==> flow/design.v <==
module s_sat_13_12 #(
    parameter   WIN  = 13,
    parameter   WOUT = 12
)(
    input  signed     [WIN-1:0]  din,
    output reg signed [WOUT-1:0] dout
);
always  @(*) begin
    if ((din[WIN-1] == 1'b1) && (din[WIN-2:WOUT-1] != { {WIN-WOUT}{1'b1} })) begin
        dout = {1'b1,{{WOUT-1}{1'b0}}};
    end
    else if ((din[WIN-1] == 1'b0) && (din[WIN-2:WOUT-1] != { {WIN-WOUT}{1'b0} })) begin
        dout = {1'b0,{{WOUT-1}{1'b1}}};
    end
    else begin
        dout = din[WOUT-1:0];
    end
end
endmodule
module s_sat_22_12 #(
    parameter   WIN  = 22,
    parameter   WOUT = 12
)(
    input  signed     [WIN-1:0]  din,
    output reg signed [WOUT-1:0] dout
);
always  @(*) begin
    if ((din[WIN-1] == 1'b1) && (din[WIN-2:WIN-3] != { 2{1'b1} })) begin
        dout = {1'b1,{{WOUT-1}{1'b0}}};
    end
    else if ((din[WIN-1] == 1'b0) && (din[WIN-2:WIN-3] != { 2{1'b0} })) begin
        dout = {1'b0,{{WOUT-1}{1'b1}}};
    end
    else begin
        dout = din[19:8];
    end
end
endmodule
module butterfly #(
    parameter WD = 12
)(
    input  signed [WD-1:0] din_a_re,
    input  signed [WD-1:0] din_a_im,
    input  signed [WD-1:0] din_b_re,
    input  signed [WD-1:0] din_b_im,
    output signed [WD-1:0] dout_a_re,
    output signed [WD-1:0] dout_a_im,
    output signed [WD-1:0] dout_b_re,
    output signed [WD-1:0] dout_b_im
);
    wire signed [WD:0] add_re, add_im, sub_re, sub_im;
    assign add_re = din_a_re + din_b_re;
    assign add_im = din_a_im + din_b_im;
    assign sub_re = din_a_re - din_b_re;
    assign sub_im = din_a_im - din_b_im;
    s_sat_13_12 sa0 (
        .din(add_re),
        .dout(dout_a_re)
    );
    s_sat_13_12 sa1 (
        .din(add_im),
        .dout(dout_a_im)
    );
    s_sat_13_12 sa2 (
        .din(sub_re),
        .dout(dout_b_re)
    );
    s_sat_13_12 sa3 (
        .din(sub_im),
        .dout(dout_b_im)
    );
endmodule
module tf_multi #(
    parameter WD   = 12,
    parameter WNRD = 9
)(
    input  signed [WD-1:0]   din_re,
    input  signed [WD-1:0]   din_im,
    input  signed [WNRD-1:0] wnr_re,
    input  signed [WNRD-1:0] wnr_im,
    output signed [WD-1:0]   dout_re,
    output signed [WD-1:0]   dout_im
);
    wire signed [WD+WNRD-1:0] m0, m1, m2, m3;
    assign m0 = din_re * wnr_re;
    assign m1 = din_im * wnr_im;
    assign m2 = din_re * wnr_im;
    assign m3 = din_im * wnr_re;
    wire signed [WD+WNRD:0] s0, s1;
    assign s0 = m0 - m1;     
    assign s1 = m2 + m3;     
    s_sat_22_12 sat0
    (
        .din(s0),
        .dout(dout_re)
    );
    s_sat_22_12 sat1
    (
        .din(s1),
        .dout(dout_im)
    );
endmodule
module fft_16 #(
    parameter WD = 12,
    parameter WNRD = 9
)(
    input                  clk,
    input                  rst_n,
    input                  en,
    input  signed [WD-1:0] sin_re,
    input  signed [WD-1:0] sin_im,
    output signed [WD-1:0] sout_re,
    output signed [WD-1:0] sout_im
);
    localparam W16_1_RE = 9'b011101100;
    localparam W16_1_IM = 9'b110011110;
    localparam W16_2_RE = 9'b010110101;
    localparam W16_2_IM = 9'b101001010;
    localparam W16_3_RE = 9'b001100001;
    localparam W16_3_IM = 9'b100010011;
    localparam W16_4_RE = 9'b000000000;
    localparam W16_4_IM = 9'b100000000;
    localparam W16_5_RE = 9'b110011110;
    localparam W16_5_IM = 9'b100010011;
    localparam W16_6_RE = 9'b101001010;
    localparam W16_6_IM = 9'b101001010;
    localparam W16_7_RE = 9'b100010011;
    localparam W16_7_IM = 9'b110011110;
    reg [3:0] count;
    reg  signed [WNRD-1:0] w1_re, w1_im, w2_re, w2_im;
    wire signed [WNRD-1:0] w3_re, w3_im;
    reg  signed [WD-1:0] d1_re [0:7];
    reg  signed [WD-1:0] d1_im [0:7];
    wire signed [WD-1:0] bf1_a_re;
    wire signed [WD-1:0] bf1_a_im;
    wire signed [WD-1:0] bf1_b_re;
    wire signed [WD-1:0] bf1_b_im;
    wire signed [WD-1:0] mux1_a_re;
    wire signed [WD-1:0] mux1_a_im;
    wire signed [WD-1:0] mux1_b_re;
    wire signed [WD-1:0] mux1_b_im;
    wire signed [WD-1:0] tf1_re;
    wire signed [WD-1:0] tf1_im;
    wire signed [WD-1:0] mux1_out_re;
    wire signed [WD-1:0] mux1_out_im;
    reg signed  [WD-1:0] stage1_out_re;
    reg signed  [WD-1:0] stage1_out_im;
    reg  signed [WD-1:0] d2_re [0:3];
    reg  signed [WD-1:0] d2_im [0:3];
    wire signed [WD-1:0] bf2_a_re;
    wire signed [WD-1:0] bf2_a_im;
    wire signed [WD-1:0] bf2_b_re;
    wire signed [WD-1:0] bf2_b_im;
    wire signed [WD-1:0] mux2_a_re;
    wire signed [WD-1:0] mux2_a_im;
    wire signed [WD-1:0] mux2_b_re;
    wire signed [WD-1:0] mux2_b_im;
    wire signed [WD-1:0] tf2_re;
    wire signed [WD-1:0] tf2_im;
    wire signed [WD-1:0] mux2_out_re;
    wire signed [WD-1:0] mux2_out_im;
    reg signed  [WD-1:0] stage2_out_re;
    reg signed  [WD-1:0] stage2_out_im;
    reg  signed [WD-1:0] d3_re [0:1];
    reg  signed [WD-1:0] d3_im [0:1];
    wire signed [WD-1:0] bf3_a_re;
    wire signed [WD-1:0] bf3_a_im;
    wire signed [WD-1:0] bf3_b_re;
    wire signed [WD-1:0] bf3_b_im;
    wire signed [WD-1:0] mux3_a_re;
    wire signed [WD-1:0] mux3_a_im;
    wire signed [WD-1:0] mux3_b_re;
    wire signed [WD-1:0] mux3_b_im;
    wire signed [WD-1:0] tf3_re;
    wire signed [WD-1:0] tf3_im;
    wire signed [WD-1:0] mux3_out_re;
    wire signed [WD-1:0] mux3_out_im;
    reg signed  [WD-1:0] stage3_out_re;
    reg signed  [WD-1:0] stage3_out_im;
    reg  signed [WD-1:0] d4_re;
    reg  signed [WD-1:0] d4_im;
    wire signed [WD-1:0] bf4_a_re;
    wire signed [WD-1:0] bf4_a_im;
    wire signed [WD-1:0] bf4_b_re;
    wire signed [WD-1:0] bf4_b_im;
    wire signed [WD-1:0] mux4_a_re;
    wire signed [WD-1:0] mux4_a_im;
    wire signed [WD-1:0] mux4_b_re;
    wire signed [WD-1:0] mux4_b_im;
    reg signed  [WD-1:0] stage4_out_re;
    reg signed  [WD-1:0] stage4_out_im;
    always @(posedge clk) begin
        if (!rst_n)
            count <= 4'd0;
        else if (en)
            count <= count + 1'b1;
        else
            count <= 4'd0;
    end
    assign mux1_a_re = (count[3])? bf1_a_re : d1_re[7];
    assign mux1_a_im = (count[3])? bf1_a_im : d1_im[7];
    assign mux1_b_re = (count[3])? bf1_b_re : sin_re;
    assign mux1_b_im = (count[3])? bf1_b_im : sin_im;
    assign mux1_out_re = ((count > 4'd0) & (count < 4'd8))? tf1_re : mux1_a_re;      
    assign mux1_out_im = ((count > 4'd0) & (count < 4'd8))? tf1_im : mux1_a_im;
    always @(*) begin
        w1_re <= W16_1_RE;
        w1_im <= W16_1_IM;
        case(count)
            4'd2: begin
                w1_re <= W16_2_RE;
                w1_im <= W16_2_IM;
            end
            4'd3: begin
                w1_re <= W16_3_RE;
                w1_im <= W16_3_IM;
            end
            4'd4: begin
                w1_re <= W16_4_RE;
                w1_im <= W16_4_IM;
            end
            4'd5: begin
                w1_re <= W16_5_RE;
                w1_im <= W16_5_IM;
            end
            4'd6: begin
                w1_re <= W16_6_RE;
                w1_im <= W16_6_IM;
            end
            4'd7: begin
                w1_re <= W16_7_RE;
                w1_im <= W16_7_IM;
            end
            default: begin
                w1_re <= W16_1_RE;
                w1_im <= W16_1_IM;
            end
        endcase
    end
    assign mux2_a_re = ((count == 0) | (count > 12) | (count > 4 & count < 9))? bf2_a_re : d2_re[3];
    assign mux2_a_im = ((count == 0) | (count > 12) | (count > 4 & count < 9))? bf2_a_im : d2_im[3];
    assign mux2_b_re = ((count == 0) | (count > 12) | (count > 4 & count < 9))? bf2_b_re : stage1_out_re;
    assign mux2_b_im = ((count == 0) | (count > 12) | (count > 4 & count < 9))? bf2_b_im : stage1_out_im;
    assign mux2_out_re = ((count > 1 & count < 5) | (count > 9 & count < 13))? tf2_re : mux2_a_re;
    assign mux2_out_im = ((count > 1 & count < 5) | (count > 9 & count < 13))? tf2_im : mux2_a_im;
    always @(*) begin
        w2_re <= W16_2_RE;
        w2_im <= W16_2_IM;
        case(count)
            4'd3: begin
                w2_re <= W16_4_RE;
                w2_im <= W16_4_IM;
            end
            4'd4: begin
                w2_re <= W16_6_RE;
                w2_im <= W16_6_IM;
            end
            4'd11: begin
                w2_re <= W16_4_RE;
                w2_im <= W16_4_IM;
            end
            4'd12: begin
                w2_re <= W16_6_RE;
                w2_im <= W16_6_IM;
            end
            default: begin
                w2_re <= W16_2_RE;
                w2_im <= W16_2_IM;
            end
        endcase
    end
    assign mux3_a_re = (~count[1])?
                        bf3_a_re : d3_re[1];
    assign mux3_a_im = (~count[1])?
                        bf3_a_im : d3_im[1];
    assign mux3_b_re = (~count[1])?
                        bf3_b_re : stage2_out_re;
    assign mux3_b_im = (~count[1])?
                        bf3_b_im : stage2_out_im;
    assign mux3_out_re = ((count==3) | (count==7) | (count==11) | (count==15))? tf3_re : mux3_a_re;
    assign mux3_out_im = ((count==3) | (count==7) | (count==11) | (count==15))? tf3_im : mux3_a_im;
    assign w3_re = W16_4_RE;
    assign w3_im = W16_4_IM;
    assign mux4_a_re = (~count[0])? bf4_a_re : d4_re;
    assign mux4_a_im = (~count[0])? bf4_a_im : d4_im;
    assign mux4_b_re = (~count[0])? bf4_b_re : stage3_out_re;
    assign mux4_b_im = (~count[0])? bf4_b_im : stage3_out_im;
    always @(posedge clk) begin
        if (!rst_n) begin
            d1_re[0] <= 12'd0;
            d1_im[0] <= 12'd0;
            d1_re[1] <= 12'd0;
            d1_im[1] <= 12'd0;
            d1_re[2] <= 12'd0;
            d1_im[2] <= 12'd0;
            d1_re[3] <= 12'd0;
            d1_im[3] <= 12'd0;
            d1_re[4] <= 12'd0;
            d1_im[4] <= 12'd0;
            d1_re[5] <= 12'd0;
            d1_im[5] <= 12'd0;
            d1_re[6] <= 12'd0;
            d1_im[6] <= 12'd0;
            d1_re[7] <= 12'd0;
            d1_im[7] <= 12'd0;
        end
        else begin
            d1_re[0] <= mux1_b_re;
            d1_im[0] <= mux1_b_im;
            d1_re[1] <= d1_re[0];
            d1_im[1] <= d1_im[0];
            d1_re[2] <= d1_re[1];
            d1_im[2] <= d1_im[1];
            d1_re[3] <= d1_re[2];
            d1_im[3] <= d1_im[2];
            d1_re[4] <= d1_re[3];
            d1_im[4] <= d1_im[3];
            d1_re[5] <= d1_re[4];
            d1_im[5] <= d1_im[4];
            d1_re[6] <= d1_re[5];
            d1_im[6] <= d1_im[5];
            d1_re[7] <= d1_re[6];
            d1_im[7] <= d1_im[6];
        end
    end
    butterfly bf1
    (
    .din_a_re   (d1_re[7]),
    .din_a_im   (d1_im[7]),
    .din_b_re   (sin_re),
    .din_b_im   (sin_im),
    .dout_a_re  (bf1_a_re),
    .dout_a_im  (bf1_a_im),
    .dout_b_re  (bf1_b_re),
    .dout_b_im  (bf1_b_im)
    );
    tf_multi tf1
    (
    .din_re     (mux1_a_re),
    .din_im     (mux1_a_im),
    .wnr_re     (w1_re),
    .wnr_im     (w1_im),
    .dout_re    (tf1_re),
    .dout_im    (tf1_im)
    );
    always @(posedge clk) begin
        if (!rst_n) begin
            stage1_out_re <= 12'd0;
            stage1_out_im <= 12'd0;
        end
        else begin
            stage1_out_re <= mux1_out_re;
            stage1_out_im <= mux1_out_im;
        end
    end
    always @(posedge clk) begin
        if (!rst_n) begin
            d2_re[0] <= 12'd0;
            d2_im[0] <= 12'd0;
            d2_re[1] <= 12'd0;
            d2_im[1] <= 12'd0;
            d2_re[2] <= 12'd0;
            d2_im[2] <= 12'd0;
            d2_re[3] <= 12'd0;
            d2_im[3] <= 12'd0;
        end
        else begin
            d2_re[0] <= mux2_b_re;
            d2_im[0] <= mux2_b_im;
            d2_re[1] <= d2_re[0];
            d2_im[1] <= d2_im[0];
            d2_re[2] <= d2_re[1];
            d2_im[2] <= d2_im[1];
            d2_re[3] <= d2_re[2];
            d2_im[3] <= d2_im[2];
        end
    end
    butterfly bf2
    (
    .din_a_re   (d2_re[3]),
    .din_a_im   (d2_im[3]),
    .din_b_re   (stage1_out_re),
    .din_b_im   (stage1_out_im),
    .dout_a_re  (bf2_a_re),
    .dout_a_im  (bf2_a_im),
    .dout_b_re  (bf2_b_re),
    .dout_b_im  (bf2_b_im)
    );
    tf_multi tf2
    (
    .din_re     (mux2_a_re),
    .din_im     (mux2_a_im),
    .wnr_re     (w2_re),
    .wnr_im     (w2_im),
    .dout_re    (tf2_re),
    .dout_im    (tf2_im)
    );
    always @(posedge clk) begin
        if (!rst_n) begin
            stage2_out_re <= 12'd0;
            stage2_out_im <= 12'd0;
        end
        else begin
            stage2_out_re <= mux2_out_re;
            stage2_out_im <= mux2_out_im;
        end
    end
    always @(posedge clk) begin
        if (!rst_n) begin
            d3_re[0] <= 12'd0;
            d3_im[0] <= 12'd0;
            d3_re[1] <= 12'd0;
            d3_im[1] <= 12'd0;
        end
        else begin
            d3_re[0] <= mux3_b_re;
            d3_im[0] <= mux3_b_im;
            d3_re[1] <= d3_re[0];
            d3_im[1] <= d3_im[0];
        end
    end
    butterfly bf3
    (
    .din_a_re   (d3_re[1]),
    .din_a_im   (d3_im[1]),
    .din_b_re   (stage2_out_re),
    .din_b_im   (stage2_out_im),
    .dout_a_re  (bf3_a_re),
    .dout_a_im  (bf3_a_im),
    .dout_b_re  (bf3_b_re),
    .dout_b_im  (bf3_b_im)
    );
    tf_multi tf3
    (
    .din_re     (mux3_a_re),
    .din_im     (mux3_a_im),
    .wnr_re     (w3_re),
    .wnr_im     (w3_im),
    .dout_re    (tf3_re),
    .dout_im    (tf3_im)
    );
    always @(posedge clk) begin
        if (!rst_n) begin
            stage3_out_re <= 12'd0;
            stage3_out_im <= 12'd0;
        end
        else begin
            stage3_out_re <= mux3_out_re;
            stage3_out_im <= mux3_out_im;
        end
    end
    always @(posedge clk) begin
        if (!rst_n) begin
            d4_re <= 12'd0;
            d4_im <= 12'd0;
        end
        else begin
            d4_re <= mux4_b_re;
            d4_im <= mux4_b_im;
        end
    end
    butterfly bf4
    (
    .din_a_re   (d4_re),
    .din_a_im   (d4_im),
    .din_b_re   (stage3_out_re),
    .din_b_im   (stage3_out_im),
    .dout_a_re  (bf4_a_re),
    .dout_a_im  (bf4_a_im),
    .dout_b_re  (bf4_b_re),
    .dout_b_im  (bf4_b_im)
    );
    always @(posedge clk) begin
        if (!rst_n) begin
            stage4_out_re <= 12'd0;
            stage4_out_im <= 12'd0;
        end
        else begin
            stage4_out_re <= mux4_a_re;
            stage4_out_im <= mux4_a_im;
        end
    end
    assign sout_re = stage4_out_re;
    assign sout_im = stage4_out_im;
endmodule
# Reports on fft_16
# What the tools print for fft_16, step after step.
# Lines are those of the file above, counted from 1.
# Operators: Yosys type, input widths -> output width; for muxes data width and select width s.
# Library cell names are shortened.
# The mark - stands for no value.
[design] top="fft_16" clock="clk" lib="sky130hd" pvt_corner="tt_025C_1v80"

# Word level
# Source: Yosys, flattened and elaborated. Widths are those after wreduce. Registers that Yosys merges into a memory's read port (data or address) are not register bits. Print and check cells do not count. Equal cells are merged and count once.
[bits] reg_bits=460 in_bits=27 output_inout_bits=24 word_cells=269
[op_classes] n_addsub=24 mul=8 cmp=9 equal=15 muxes=70 logic=48 n_reduce_logical=56
[ops] cell="$mul 12x9->21" count=8
[ops] cell="$mux 12" count=66
[ops] cell="$add 12x12->13" count=8
[ops] cell="$sub 12x12->13" count=8
[ops] cell="$pmux 9 s6" count=1
[ops] cell="$logic_and 1x1->1" count=44
[ops] cell="$add 21x21->22" count=2
[ops] cell="$sub 21x21->22" count=2
[ops] cell="$not 1->1" count=38
[ops] cell="$neg 12->13" count=2
[ops] cell="$pmux 8 s3" count=1
[ops] cell="$sub 1x21->22 const A" count=1
[ops] cell="$pmux 9 s2" count=1
[ops] cell="$eq 4x3->1 const B" count=4
[ops] cell="$ne 2x2->1 const B" count=6
[ops] cell="$reduce_bool 2->1" count=6
[ops] cell="$lt 4x4->1 const B" count=3
[ops] cell="$eq 4x4->1 const B" count=3
[ops] cell="$reduce_or 2->1" count=4
[ops] cell="$gt 4x1->1 const B" count=2
[ops] cell="$eq 4x2->1 const B" count=2
[ops] cell="$gt 4x4->1 const B" count=2
[ops] cell="$mux 7" count=1
[ops] cell="$or 1x1->1" count=6
[ops] cell="$and 1x1->1" count=4
[ops] cell="$add 4x1->4 const B" count=1
[ops] cell="$gt 4x3->1 const B" count=1
[ops] cell="$lt 4x3->1 const B" count=1
# Not listed: further kinds 2, cells in them 2.

# Depth
# Longest topological path by Yosys (ltp), each cell counted once; first at word level (registers and memories cut), then after technology mapping (sequential cells cut; the memories' decode and read muxes count).
[logic_depth] ltp_word=13 abc_area=0 mapped_depth=42 mapped_depth_nobuf=41

# Mapped cells and area
# Source: synth_stat.txt of the flow (Yosys; design flattened, memories mapped). It holds for the ABC_AREA given above (unset counts as 0); a run with the other value may have another netlist.
[synth_totals] mapped_cells=5776 synth_area_um2=51829.7 ff_cells=460 buf_cells=229
[by_type] cell="fa_1" count=718 type_area_um2=1.44E+04
[by_type] cell="dfxtp_1" count=460 type_area_um2=9.21E+03
[by_type] cell="ha_1" count=575 type_area_um2=7194.4
[by_type] cell="inv_1" count=1058 type_area_um2=3.97E+03
[by_type] cell="a21oi_1" count=364 type_area_um2=1.82E+03
[by_type] cell="and2_1" count=284 type_area_um2=1.78E+03
[by_type] cell="xnor2_1" count=191 type_area_um2=1.67E+03
[by_type] cell="nor2_1" count=442 type_area_um2=1.66E+03
[by_type] cell="o21ai_0" count=273 type_area_um2=1366.31
[by_type] cell="nand2_1" count=267 type_area_um2=1E+03
[by_type] cell="clkbuf_1" count=213 type_area_um2=799.517
[by_type] cell="nand2b_1" count=95 type_area_um2=594.32
[by_type] cell="xor2_1" count=61 type_area_um2=534.262
[by_type] cell="maj3_1" count=49 type_area_um2=490.47
[by_type] cell="a221oi_1" count=53 type_area_um2=464.195
[by_type] cell="a211oi_1" count=46 type_area_um2=345.331
[by_type] cell="o22ai_1" count=49 type_area_um2=306.544
[by_type] cell="o21bai_1" count=40 type_area_um2=300.288
# Not listed: further types 79, cells in them 538.
# By module: a second synthesis without flattening, with its own total; a netlist apart from the flattened one above.
[unflattened] cells_unflattened=8882 area_unflattened_um2=80643.6
# Rows give one instance, submodules left out.
[by_module] mod="tf_multi" n_inst=3 cells=1815 area_um2=16854.9 mod_seq_area_um2=0.0
[by_module] mod="fft_16" n_inst=1 cells=1553 area_um2=16300.6 mod_seq_area_um2=9208.8
[by_module] mod="butterfly" n_inst=4 cells=351 area_um2=2487.4 mod_seq_area_um2=0.0
[by_module] mod="s_sat_13_12" n_inst=16 cells=15 area_um2=146.4 mod_seq_area_um2=0.0
[by_module] mod="s_sat_22_12" n_inst=6 cells=40 area_um2=247.7 mod_seq_area_um2=0.0

# Worst setup path after synthesis
# OpenSTA on the mapped netlist: ideal clock, no wires. The path of least setup slack (recovery checks aside). Input and output delay are each 20% of the period. Register names are those of the netlist, which keeps one name where synthesis merged equal registers.
[synth_path] kind="input to register" from="input sin_re[0]" to="register stage1_out_im[10]" period_ns=11.0 input_delay_ns=2.200 launch_ns=2.200 arrival_ns=11.149 t_required_ns=10.924 slack_ns=-0.225 path_delay_ns=9.025 stages=38 n_path_buf=2 period_less_setup_slack_ns=11.225
# "path_delay_ns" = arrival - input delay + setup time.
# "stages" counts driving pins, that of a launching flip-flop among them; a cell with two outputs on the path counts twice.
# "period_less_setup_slack_ns" = period - worst setup slack (recovery checks aside). The figure is calculated, with input and output delays left at 20% of the set period.
# Between the ends stands the longest chain of elaborated cells between them, by number of cells; it is not shown to be the way that was timed. Of several equally long chains one is given.
# A line is the first line of the expression or statement that the cell stems from. Yosys adds cells for indexed reads and writes and turns some case tables into memories.
[synth_via] path_cell_list="ha_1 fa_1 nand2b_1 a21oi_1 o21ai_0 a21oi_1 o21ai_0 a21oi_1 or3_1 a21oi_1 or2_2 a22oi_1 maj3_1 mux2i_1 clkbuf_1 nor2_1 fa_1 fa_1 (+2 left out) fa_1 inv_1 fa_1 fa_1 inv_1 fa_1 inv_1 ha_1 o41a_1 a31o_2 a21o_1 a31o_2 a21oi_1 xnor2_1 a21oi_1 or2_2 clkbuf_1 o22ai_1" elab_chain_cells=13
[synth_rtl] element="start: declaration" line_no=110 rtl="input  signed [WD-1:0] sin_re,"
[synth_rtl] element="$add 12x12->13" line_no=52 rtl="assign add_re = din_a_re + din_b_re;"
[synth_rtl] element="$not 1->1" line_no=12 rtl="else if ((din[WIN-1] == 1'b0) && (din[WIN-2:WOUT-1] != { {WIN-WOUT}{1'b0} })) begin"
[synth_rtl] element="$logic_and 1x1->1" line_no=12
[synth_rtl] element="$mux 12" line_no=12
[synth_rtl] element="$mux 12" line_no=9 rtl="if ((din[WIN-1] == 1'b1) && (din[WIN-2:WOUT-1] != { {WIN-WOUT}{1'b1} })) begin"
[synth_rtl] element="$mux 12" line_no=200 rtl="assign mux1_a_re = (count[3])? bf1_a_re : d1_re[7];"
[synth_rtl] element="$mul 12x9->21" line_no=87 rtl="assign m2 = din_re * wnr_im;"
[synth_rtl] element="$add 21x21->22" line_no=91 rtl="assign s1 = m2 + m3;"
[synth_rtl] element="$not 1->1" line_no=31 rtl="else if ((din[WIN-1] == 1'b0) && (din[WIN-2:WIN-3] != { 2{1'b0} })) begin"
[synth_rtl] element="$logic_and 1x1->1" line_no=31
[synth_rtl] element="$mux 12" line_no=31
[synth_rtl] element="$mux 12" line_no=28 rtl="if ((din[WIN-1] == 1'b1) && (din[WIN-2:WIN-3] != { 2{1'b1} })) begin"
[synth_rtl] element="$mux 12" line_no=205 rtl="assign mux1_out_im = ((count > 4'd0) & (count < 4'd8))? tf1_im : mux1_a_im;"
[synth_rtl] element="end: assignment" line_no=349 rtl="stage1_out_im <= 12'd0;"
[synth_rtl] element="end: assignment" line_no=353 rtl="stage1_out_im <= mux1_out_im;"
[synth_rtl] element="end: declaration" line_no=147 rtl="reg signed  [WD-1:0] stage1_out_im;"

# Worst path after layout
# Path of least setup slack in the final report of entry A (OpenROAD, finished layout, wires in). Where an end is a register, its clock arrival counts in the times.
[layout_path] kind="input to register" from="input sin_re[1]" to="register stage1_out_re[0]" period_ns=13.4 input_delay_ns=2.68 launch_ns=2.68 arrival_ns=12.70 t_required_ns=13.94 slack_ns=1.24 stages=38 n_path_buf=2
# Between the ends stands the longest chain of elaborated cells between them, by number of cells; it is not shown to be the way that was timed. Of several equally long chains one is given.
[layout_via] path_cell_list="clkdlybuf4s50_1 inv_1 ha_1 inv_1 a21oi_1 o21a_1 o21bai_1 a21oi_1 o21bai_1 a211oi_1 nor3_1 o41a_1 xor2_1 o21ai_0 a22oi_1 buf_4 nor2_1 fa_1 (+2 left out) inv_1 fa_1 fa_1 fa_1 fa_1 inv_1 fa_1 inv_1 ha_1 o21ai_0 a211oi_1 or4b_2 o2111ai_1 nand3_1 o21ai_0 o211ai_1 a21o_1 o22ai_1" elab_chain_cells=13
[layout_rtl] element="start: declaration" line_no=110 rtl="input  signed [WD-1:0] sin_re,"
[layout_rtl] element="$add 12x12->13" line_no=52 rtl="assign add_re = din_a_re + din_b_re;"
[layout_rtl] element="$not 1->1" line_no=12 rtl="else if ((din[WIN-1] == 1'b0) && (din[WIN-2:WOUT-1] != { {WIN-WOUT}{1'b0} })) begin"
[layout_rtl] element="$logic_and 1x1->1" line_no=12
[layout_rtl] element="$mux 12" line_no=12
[layout_rtl] element="$mux 12" line_no=9 rtl="if ((din[WIN-1] == 1'b1) && (din[WIN-2:WOUT-1] != { {WIN-WOUT}{1'b1} })) begin"
[layout_rtl] element="$mux 12" line_no=200 rtl="assign mux1_a_re = (count[3])? bf1_a_re : d1_re[7];"
[layout_rtl] element="$mul 12x9->21" line_no=85 rtl="assign m0 = din_re * wnr_re;"
[layout_rtl] element="$sub 21x21->22" line_no=90 rtl="assign s0 = m0 - m1;"
[layout_rtl] element="$not 1->1" line_no=31 rtl="else if ((din[WIN-1] == 1'b0) && (din[WIN-2:WIN-3] != { 2{1'b0} })) begin"
[layout_rtl] element="$logic_and 1x1->1" line_no=31
[layout_rtl] element="$mux 12" line_no=31
[layout_rtl] element="$mux 12" line_no=28 rtl="if ((din[WIN-1] == 1'b1) && (din[WIN-2:WIN-3] != { 2{1'b1} })) begin"
[layout_rtl] element="$mux 12" line_no=204 rtl="assign mux1_out_re = ((count > 4'd0) & (count < 4'd8))? tf1_re : mux1_a_re;"
[layout_rtl] element="end: assignment" line_no=348 rtl="stage1_out_re <= 12'd0;"
[layout_rtl] element="end: assignment" line_no=352 rtl="stage1_out_re <= mux1_out_re;"
[layout_rtl] element="end: declaration" line_no=146 rtl="reg signed  [WD-1:0] stage1_out_re;"

# Below are 3 stored runs of the flow (Yosys, OpenROAD; platform sky130hd) on fft_16, each with its settings and what was measured, unordered. Constraints: input delay and output delay 20% of the set period each, output load 0.01 pF.
# "timing.achieved_period_ns": clock period set for the run, less the worst setup slack. It is reckoned from that one timing run; input and output delays stay at 20% of the period that was set.
# "worst_path_allowed_less_slack_ns" means the part of the period allowed to the worst setup path (the constraints hold back 20% at inputs and 20% at outputs) less its slack; where the path has registers, the arrival times of their clocks count too.
run="entry A" settings CORE_ASPECT_RATIO=1.38 CORE_UTILIZATION=53 CTS_CLUSTER_DIAMETER=42 MAX_ROUTING_LAYER="met4" PLACE_DENSITY_LB_ADDON=0.22 SETUP_SLACK_MARGIN=-0.92 period_ns=13.4 CAP_MARGIN=20 CORE_MARGIN=2 SLEW_MARGIN=20
run="entry A" results timing.achieved_period_ns=12.160 worst_path_allowed_less_slack_ns=9.48 critical_path_kind="input to register" final_util_pct=57.7 fin_ws_ns=1.240 post_synth_area_um2=51829.7 tns_ns=0.000 final_hold_ws_ns=0.423 stdcell_area_um2=55902.4 die_um2=100341.0
run="entry B" settings ABC_AREA=1 CELL_PAD_IN_SITES_DETAIL_PLACEMENT=2 CELL_PAD_IN_SITES_GLOBAL_PLACEMENT=1 CORE_ASPECT_RATIO=1.35 CORE_MARGIN=5 CORE_UTILIZATION=46 GPL_ROUTABILITY_DRIVEN=0 HOLD_SLACK_MARGIN=0.12 MIN_ROUTING_LAYER="met2" PLACE_DENSITY_LB_ADDON=0.09 SETUP_SLACK_MARGIN=-0.02 SLEW_MARGIN=5 TNS_END_PERCENT=70 period_ns=12.0 CAP_MARGIN=20
run="entry B" outcome="incomplete, routing halted on GRT-0116"
run="entry C" settings CAP_MARGIN=15 CORE_UTILIZATION=33 CTS_CLUSTER_SIZE=54 PLACE_DENSITY_LB_ADDON=0.19 SLEW_MARGIN=20 TNS_END_PERCENT=30 period_ns=15.4 CORE_MARGIN=2
run="entry C" results timing.achieved_period_ns=13.228 worst_path_allowed_less_slack_ns=10.15 critical_path_kind="input to register" final_util_pct=36.4 fin_ws_ns=2.172 post_synth_area_um2=51829.7 tns_ns=0.000 final_hold_ws_ns=0.424 stdcell_area_um2=56808.2 die_um2=160244.0
